==> flow/design.v <==
module alu_top (
    input             clk,
    input      [7:0]  a,
    input      [7:0]  b,
    input      [3:0]  sel,
    output reg [15:0] out
);
    reg  [7:0]  a_q, b_q;
    reg  [3:0]  sel_q;
    wire [15:0] alu_out;
    always @(posedge clk) begin
        a_q   <= a;
        b_q   <= b;
        sel_q <= sel;
        out   <= alu_out;
    end
    alu u_alu (.a(a_q), .b(b_q), .sel(sel_q), .out(alu_out));
endmodule

`timescale 1ns / 1ps
module alu(
    input [7:0] a,b,
    input [3:0] sel,
    output reg [15:0] out
    );
    always@(*)
        begin
            case(sel)
                4'b0000 : out=a+b;
                4'b0001 : out=a+1;
                4'b0010 : out=a-b;
                4'b0011 : out=a*b;
                4'b0100 : out=(b==0) ? 16'd0 : a/b;
                4'b0101 : out=(b==0) ? 16'd0 : a%b;
                4'b0110 : out=a&b;
                4'b0111 : out=a|b;
                4'b1000 : out=~(a&b);
                4'b1001 : out=~(a|b);
                4'b1010 : out=a^b;
                default: out=0;
            endcase        
        end    
endmodule
From RTL to reports: alu_top

The steps from the RTL of alu_top to its reports follow in flow order.
Line numbers count from 1 in the design file above.
Cell names lack the library's common part.
The mark n/a stands for no value.

Top: alu_top
Clock input: clk
Library: sky130hd
Library corner: tt_025C_1v80

After elaboration

Source: Yosys, flattened and elaborated, memories not mapped. Widths are those after wreduce; folded enables and synchronous resets count as part of the registers. Registers that Yosys merges into a memory's read port (data or address) are not register bits. Print and check cells do not count. Equal cells are merged and count once.

Output and inout bits: 16
Input bits: 21
Register bits after elaboration: 36
Cells after elaboration: 30

Divide/modulo/power cells: 2
Muxes and demuxes: 3
Multiply operators: 1
Add/sub/neg operators: 3
Reduce/logical cells: 2
Eq/ne operators: 10
Bitwise logic cells: 5

Operators by type and width:

| operator                                     | count |
| case mux 16 bit (select 11 bit)              | 1 |
| divider 8 x 8 -> 16 bit                      | 1 |
| modulo 8 x 8 -> 16 bit                       | 1 |
| multiplier 8 x 8 -> 16 bit                   | 1 |
| NOT 16 bit                                   | 2 |
| two-way mux 16 bit                           | 2 |
| equality test 4 x 3 -> 1 bit with constant B | 4 |
| equality test 4 bit with constant B          | 3 |
| adder 8 x 1 -> 9 bit with constant B         | 1 |
| adder 8 x 8 -> 9 bit                         | 1 |
| subtractor 8 x 8 -> 9 bit                    | 1 |
| equality test 4 x 2 -> 1 bit with constant B | 2 |
| bitwise AND 8 bit                            | 1 |
| OR 8 bit                                     | 1 |
| XOR 8 bit                                    | 1 |
| logical NOT 8 bit                            | 1 |
| equality test 4 x 1 -> 1 bit with constant B | 1 |
| logical NOT 4 bit                            | 1 |

Longest topological paths

Yosys ltp: most cells in a row. Word level: on the elaborated netlist, between registers, memories and ports. Mapped: between sequential cells and ports; inverters and the memories' decode and read muxes count.

Depth after elaboration: 3
ABC_AREA: 0
Mapped depth: 154
Depth with buffers taken out: 147

Mapped cells and area

Yosys stat after the flow's synthesis: flattened, memories mapped to cells. It holds for the ABC_AREA given above (unset counts as 0); a run with the other value may have another netlist.

Cell types:

| type     | count | area in all (um2) |
| ha_1     | 170   | 2127.04 |
| fa_1     | 39    | 780.749 |
| dfxtp_1  | 36    | 720.691 |
| nor2_1   | 156   | 585.562 |
| xnor2_1  | 51    | 446.678 |
| nand2_1  | 108   | 405.389 |
| o21a_1   | 50    | 375.36 |
| a21oi_1  | 74    | 370.355 |
| inv_1    | 97    | 364.099 |
| nor3_1   | 64    | 320.307 |
| o21ai_0  | 61    | 305.293 |
| a21o_1   | 35    | 262.752 |
| mux2_2   | 21    | 236.477 |
| mux2i_1  | 17    | 170.163 |
| nand3_1  | 32    | 160.154 |
| xor2_1   | 16    | 140.134 |
| o211ai_1 | 17    | 127.622 |
| or3_1    | 20    | 125.12 |

Other cell types: 82; their cells: 320.

Cells in the netlist: 1384
Cell area after synthesis: 0.0105326 mm2
Sequential part of the area: 0.0007207 mm2
Flip-flops: 36
Buffers: 40

By module: a second synthesis without flattening, with its own total; a netlist apart from the flattened one above.

Cell total of the unflattened synthesis: 1326
Area (unflattened synthesis): 0.0103149 mm2

Each row is one instance without its submodules.

By module:

| module  | cells | area (mm2) | times used | sequential area (mm2) |
| alu     | 1290  | 0.0095942  | 1          | 0 |
| alu_top | 36    | 0.0007207  | 1          | 0.0007207 |

Worst setup path after synthesis

OpenSTA on the mapped netlist: ideal clock, no wires. The path of least setup slack (recovery checks aside). Input and output delay are each 20% of the period. Register names are those of the netlist, which keeps one name where synthesis merged equal registers.

Path kind: flip-flop to flip-flop
Start: register b_q[1]
End: register out[2]
Required time: 31.878 ns
Path slack: 1.826 ns
Setup time: 0.122 ns
Time at the first pin: 0.000 ns
Clock period: 32.0 ns
Path delay: 30.174 ns
Buffers on the path: 7
Arrival: 30.052 ns
Stages on the path: 140
Synthesis period reached: 30.174 ns

"path delay" = arrival - input delay + setup time.
"stages on the path": output pins that drive a net of the path, with the launching flip-flop's if there is one; two outputs of one cell count as two.
"synthesis period reached" is the clock period less the worst setup slack; recovery checks do not enter. This is arithmetic on one report: input and output delays are still those of the set period (20% each).
The rows between start and end are the longest chain of elaborated cells between them; the timing report does not say that the signal goes this way. Where chains are equally long, one stands for them.
A line is the first line of the expression or statement that the cell stems from. Yosys adds cells for indexed reads and writes and turns some case tables into memories.

Cell sequence: dfxtp_1 -> clkinv_1 -> ha_1 -> o21a_1 -> o21ai_0 -> o21bai_1 -> ha_1 -> a21oi_1 -> or4_1 -> o31a_1 -> nor2_1 -> ha_1 -> o21a_1 -> o22ai_1 -> mux2_2 -> ha_1 -> a21oi_1 -> nand2_1 -> (+104 left out) -> inv_1 -> nand3_1 -> or3_1 -> buf_2 -> clkbuf_1 -> a21oi_1 -> fa_1 -> a21o_1 -> a21o_1 -> a21o_1 -> a21oi_1 -> o21bai_1 -> a21oi_1 -> o21a_1 -> nand2_2 -> nor4_4 -> nor3_1 -> a311o_1
Cells in the longest elaborated chain: 3
Elaborated cells between the ends (all ways): 9
Those cells by class: add/sub (2); mul (1); div (2); mux (3); reduce/logical (1)

Ends and longest elaborated chain, post-synthesis:

| element                         | line | RTL |
| start, declared                 | 8    | `reg  [7:0]  a_q, b_q;` |
| start, assigned                 | 13   | `b_q   <= b;` |
| modulo 8 x 8 -> 16 bit          | 34   | `4'b0101 : out=(b==0) ? 16'd0 : a%b;` |
| two-way mux 16 bit              | 34   |  |
| case mux 16 bit (select 11 bit) | 28   | `case(sel)` |
| end, assigned                   | 15   | `out   <= alu_out;` |
| end, declared                   | 6    | `output reg [15:0] out` |

Timing after layout

From the final timing report of stored run 1: the path of least setup slack in the routed layout; clock arrival at registers is part of the times.

Path kind: flip-flop to flip-flop
Start: register b_q[4]
End: register out[10]
Arrival: 30.11 ns
Buffers on the path: 2
Required time: 32.12 ns
Time at the first pin: 0.30 ns
Stages on the path: 137
Clock period: 32.0 ns
Path slack: 2.02 ns
Setup time: 0.17 ns

The rows between start and end are the longest chain of elaborated cells between them; the timing report does not say that the signal goes this way. Where chains are equally long, one stands for them.

Cell sequence: dfxtp_1 -> or4_4 -> or3_4 -> o21bai_1 -> ha_1 -> o211ai_1 -> nand2_1 -> nor3_2 -> o2bb2ai_2 -> nand2_1 -> ha_1 -> or3_1 -> o22ai_2 -> mux2_2 -> ha_1 -> o211ai_1 -> nand2_1 -> a41o_1 -> (+101 left out) -> o21ai_2 -> inv_2 -> nand3_1 -> or3_4 -> nor2_1 -> a21oi_1 -> fa_1 -> a21o_1 -> a21o_1 -> a21o_1 -> a21oi_1 -> o21bai_1 -> a21oi_2 -> o21a_1 -> and2_1 -> nor3_1 -> a2111oi_2 -> o21ai_1
Cells in the longest elaborated chain: 3
Elaborated cells between the ends (all ways): 8
Those cells by class: add/sub (1); mul (1); div (2); mux (3); reduce/logical (1)

Ends and longest elaborated chain, post-layout:

| element                         | line | RTL |
| start, declared                 | 8    | `reg  [7:0]  a_q, b_q;` |
| start, assigned                 | 13   | `b_q   <= b;` |
| modulo 8 x 8 -> 16 bit          | 34   | `4'b0101 : out=(b==0) ? 16'd0 : a%b;` |
| two-way mux 16 bit              | 34   |  |
| case mux 16 bit (select 11 bit) | 28   | `case(sel)` |
| end, assigned                   | 15   | `out   <= alu_out;` |
| end, declared                   | 6    | `output reg [15:0] out` |

Ticket comment

Module alu_top, platform sky130hd: 3 stored runs of the flow (Yosys, OpenROAD) with differing settings, in no particular order. Input and output delays are each 20% of the period that was set; the output load is 0.01 pF.
"clock period achieved" means the clock period less the worst setup slack. The figure is calculated, with input and output delays left at 20% of the set period.
"critical path time": the worst setup path's part of the clock period (all of it between registers, 20% less for each end at a port) less its slack. A launch clock that arrives late makes it longer, a capture clock that arrives late makes it shorter.

## Stored run 1

==> flow/run.sh <==
#!/bin/bash
# the make line also repeats the synthesis and layout settings of config.mk as NAME=value (left out here)
make -C /OpenROAD-flow-scripts/flow DESIGN_CONFIG=/design/flow/config.mk WORK_HOME=/design/flow/orfs CLKGATE_MAP_FILE= finish
==> flow/config.mk <==
export PLATFORM = sky130hd
export DESIGN_NAME = alu_top
export DESIGN_NICKNAME = alu_top
export VERILOG_FILES = /design/flow/design.v
export SDC_FILE = /design/flow/constraint.sdc
export NUM_CORES = 4
export LEC_CHECK = 0
export CAP_MARGIN = 20
export CORE_MARGIN = 2
export CORE_UTILIZATION = 40
export SLEW_MARGIN = 20
==> flow/constraint.sdc <==
create_clock -name core_clock -period 32.0 [get_ports {clk}]
set_input_delay 6.4000 -clock core_clock [delete_from_list [all_inputs] [get_ports {clk}]]
set_output_delay 6.4000 -clock core_clock [all_outputs]
set_load 0.01 [all_outputs]

| result of stored run 1 | value |
|---|---|
| post-synthesis cell area | 0.0105326 mm2 |
| total die area | 0.0276457 mm2 |
| standard-cell area after layout | 0.0118076 mm2 |
| post-route utilization | 45.4% |
| worst setup slack after layout | 2.016 ns |
| total negative slack | 0.000 ns |
| post-route worst hold slack | 0.762 ns |
| clock period achieved | 29.984 ns |
| critical path time | 29.98 ns |
| critical path type | flip-flop to flip-flop |

## Stored run 2

==> flow/run.sh <==
#!/bin/bash
# the make line also repeats the synthesis and layout settings of config.mk as NAME=value (left out here)
make -C /OpenROAD-flow-scripts/flow DESIGN_CONFIG=/design/flow/config.mk WORK_HOME=/design/flow/orfs CLKGATE_MAP_FILE= finish
==> flow/config.mk <==
export PLATFORM = sky130hd
export DESIGN_NAME = alu_top
export DESIGN_NICKNAME = alu_top
export VERILOG_FILES = /design/flow/design.v
export SDC_FILE = /design/flow/constraint.sdc
export NUM_CORES = 4
export LEC_CHECK = 0
export ABC_AREA = 1
export CAP_MARGIN = 15
export CELL_PAD_IN_SITES_DETAIL_PLACEMENT = 2
export CELL_PAD_IN_SITES_GLOBAL_PLACEMENT = 0
export CORE_ASPECT_RATIO = 0.86
export CORE_MARGIN = 6
export CORE_UTILIZATION = 70
export CTS_CLUSTER_DIAMETER = 335
export GPL_ROUTABILITY_DRIVEN = 0
export GPL_TIMING_DRIVEN = 1
export HOLD_SLACK_MARGIN = 0.28
export PLACE_DENSITY = 0.53
export SETUP_SLACK_MARGIN = 5.0
export SLEW_MARGIN = 40
export TNS_END_PERCENT = 45
==> flow/constraint.sdc <==
create_clock -name core_clock -period 45.0 [get_ports {clk}]
set_input_delay 9.0000 -clock core_clock [delete_from_list [all_inputs] [get_ports {clk}]]
set_output_delay 9.0000 -clock core_clock [all_outputs]
set_load 0.01 [all_outputs]

Stored run 2: stopped before the end: placement reported DPL-0033

## Stored run 3

==> flow/run.sh <==
#!/bin/bash
# the make line also repeats the synthesis and layout settings of config.mk as NAME=value (left out here)
make -C /OpenROAD-flow-scripts/flow DESIGN_CONFIG=/design/flow/config.mk WORK_HOME=/design/flow/orfs CLKGATE_MAP_FILE= finish
==> flow/config.mk <==
export PLATFORM = sky130hd
export DESIGN_NAME = alu_top
export DESIGN_NICKNAME = alu_top
export VERILOG_FILES = /design/flow/design.v
export SDC_FILE = /design/flow/constraint.sdc
export NUM_CORES = 4
export LEC_CHECK = 0
export CAP_MARGIN = 0
export CELL_PAD_IN_SITES_DETAIL_PLACEMENT = 1
export CELL_PAD_IN_SITES_GLOBAL_PLACEMENT = 2
export CORE_ASPECT_RATIO = 1.14
export CORE_MARGIN = 3
export CORE_UTILIZATION = 47
export CTS_CLUSTER_SIZE = 51
export GPL_TIMING_DRIVEN = 0
export MAX_ROUTING_LAYER = met4
export MIN_ROUTING_LAYER = met2
export PLACE_DENSITY_LB_ADDON = 0.02
export SLEW_MARGIN = 20
==> flow/constraint.sdc <==
create_clock -name core_clock -period 32.0 [get_ports {clk}]
set_input_delay 6.4000 -clock core_clock [delete_from_list [all_inputs] [get_ports {clk}]]
set_output_delay 6.4000 -clock core_clock [all_outputs]
set_load 0.01 [all_outputs]

| result of stored run 3 | value |
|---|---|
| post-synthesis cell area | 0.0105326 mm2 |
| total die area | 0.0242459 mm2 |
| standard-cell area after layout | 0.0123831 mm2 |
| post-route utilization | 57.1% |
| worst setup slack after layout | 1.174 ns |
| total negative slack | 0.000 ns |
| post-route worst hold slack | 0.763 ns |
| clock period achieved | 30.826 ns |
| critical path time | 30.83 ns |
| critical path type | flip-flop to flip-flop |
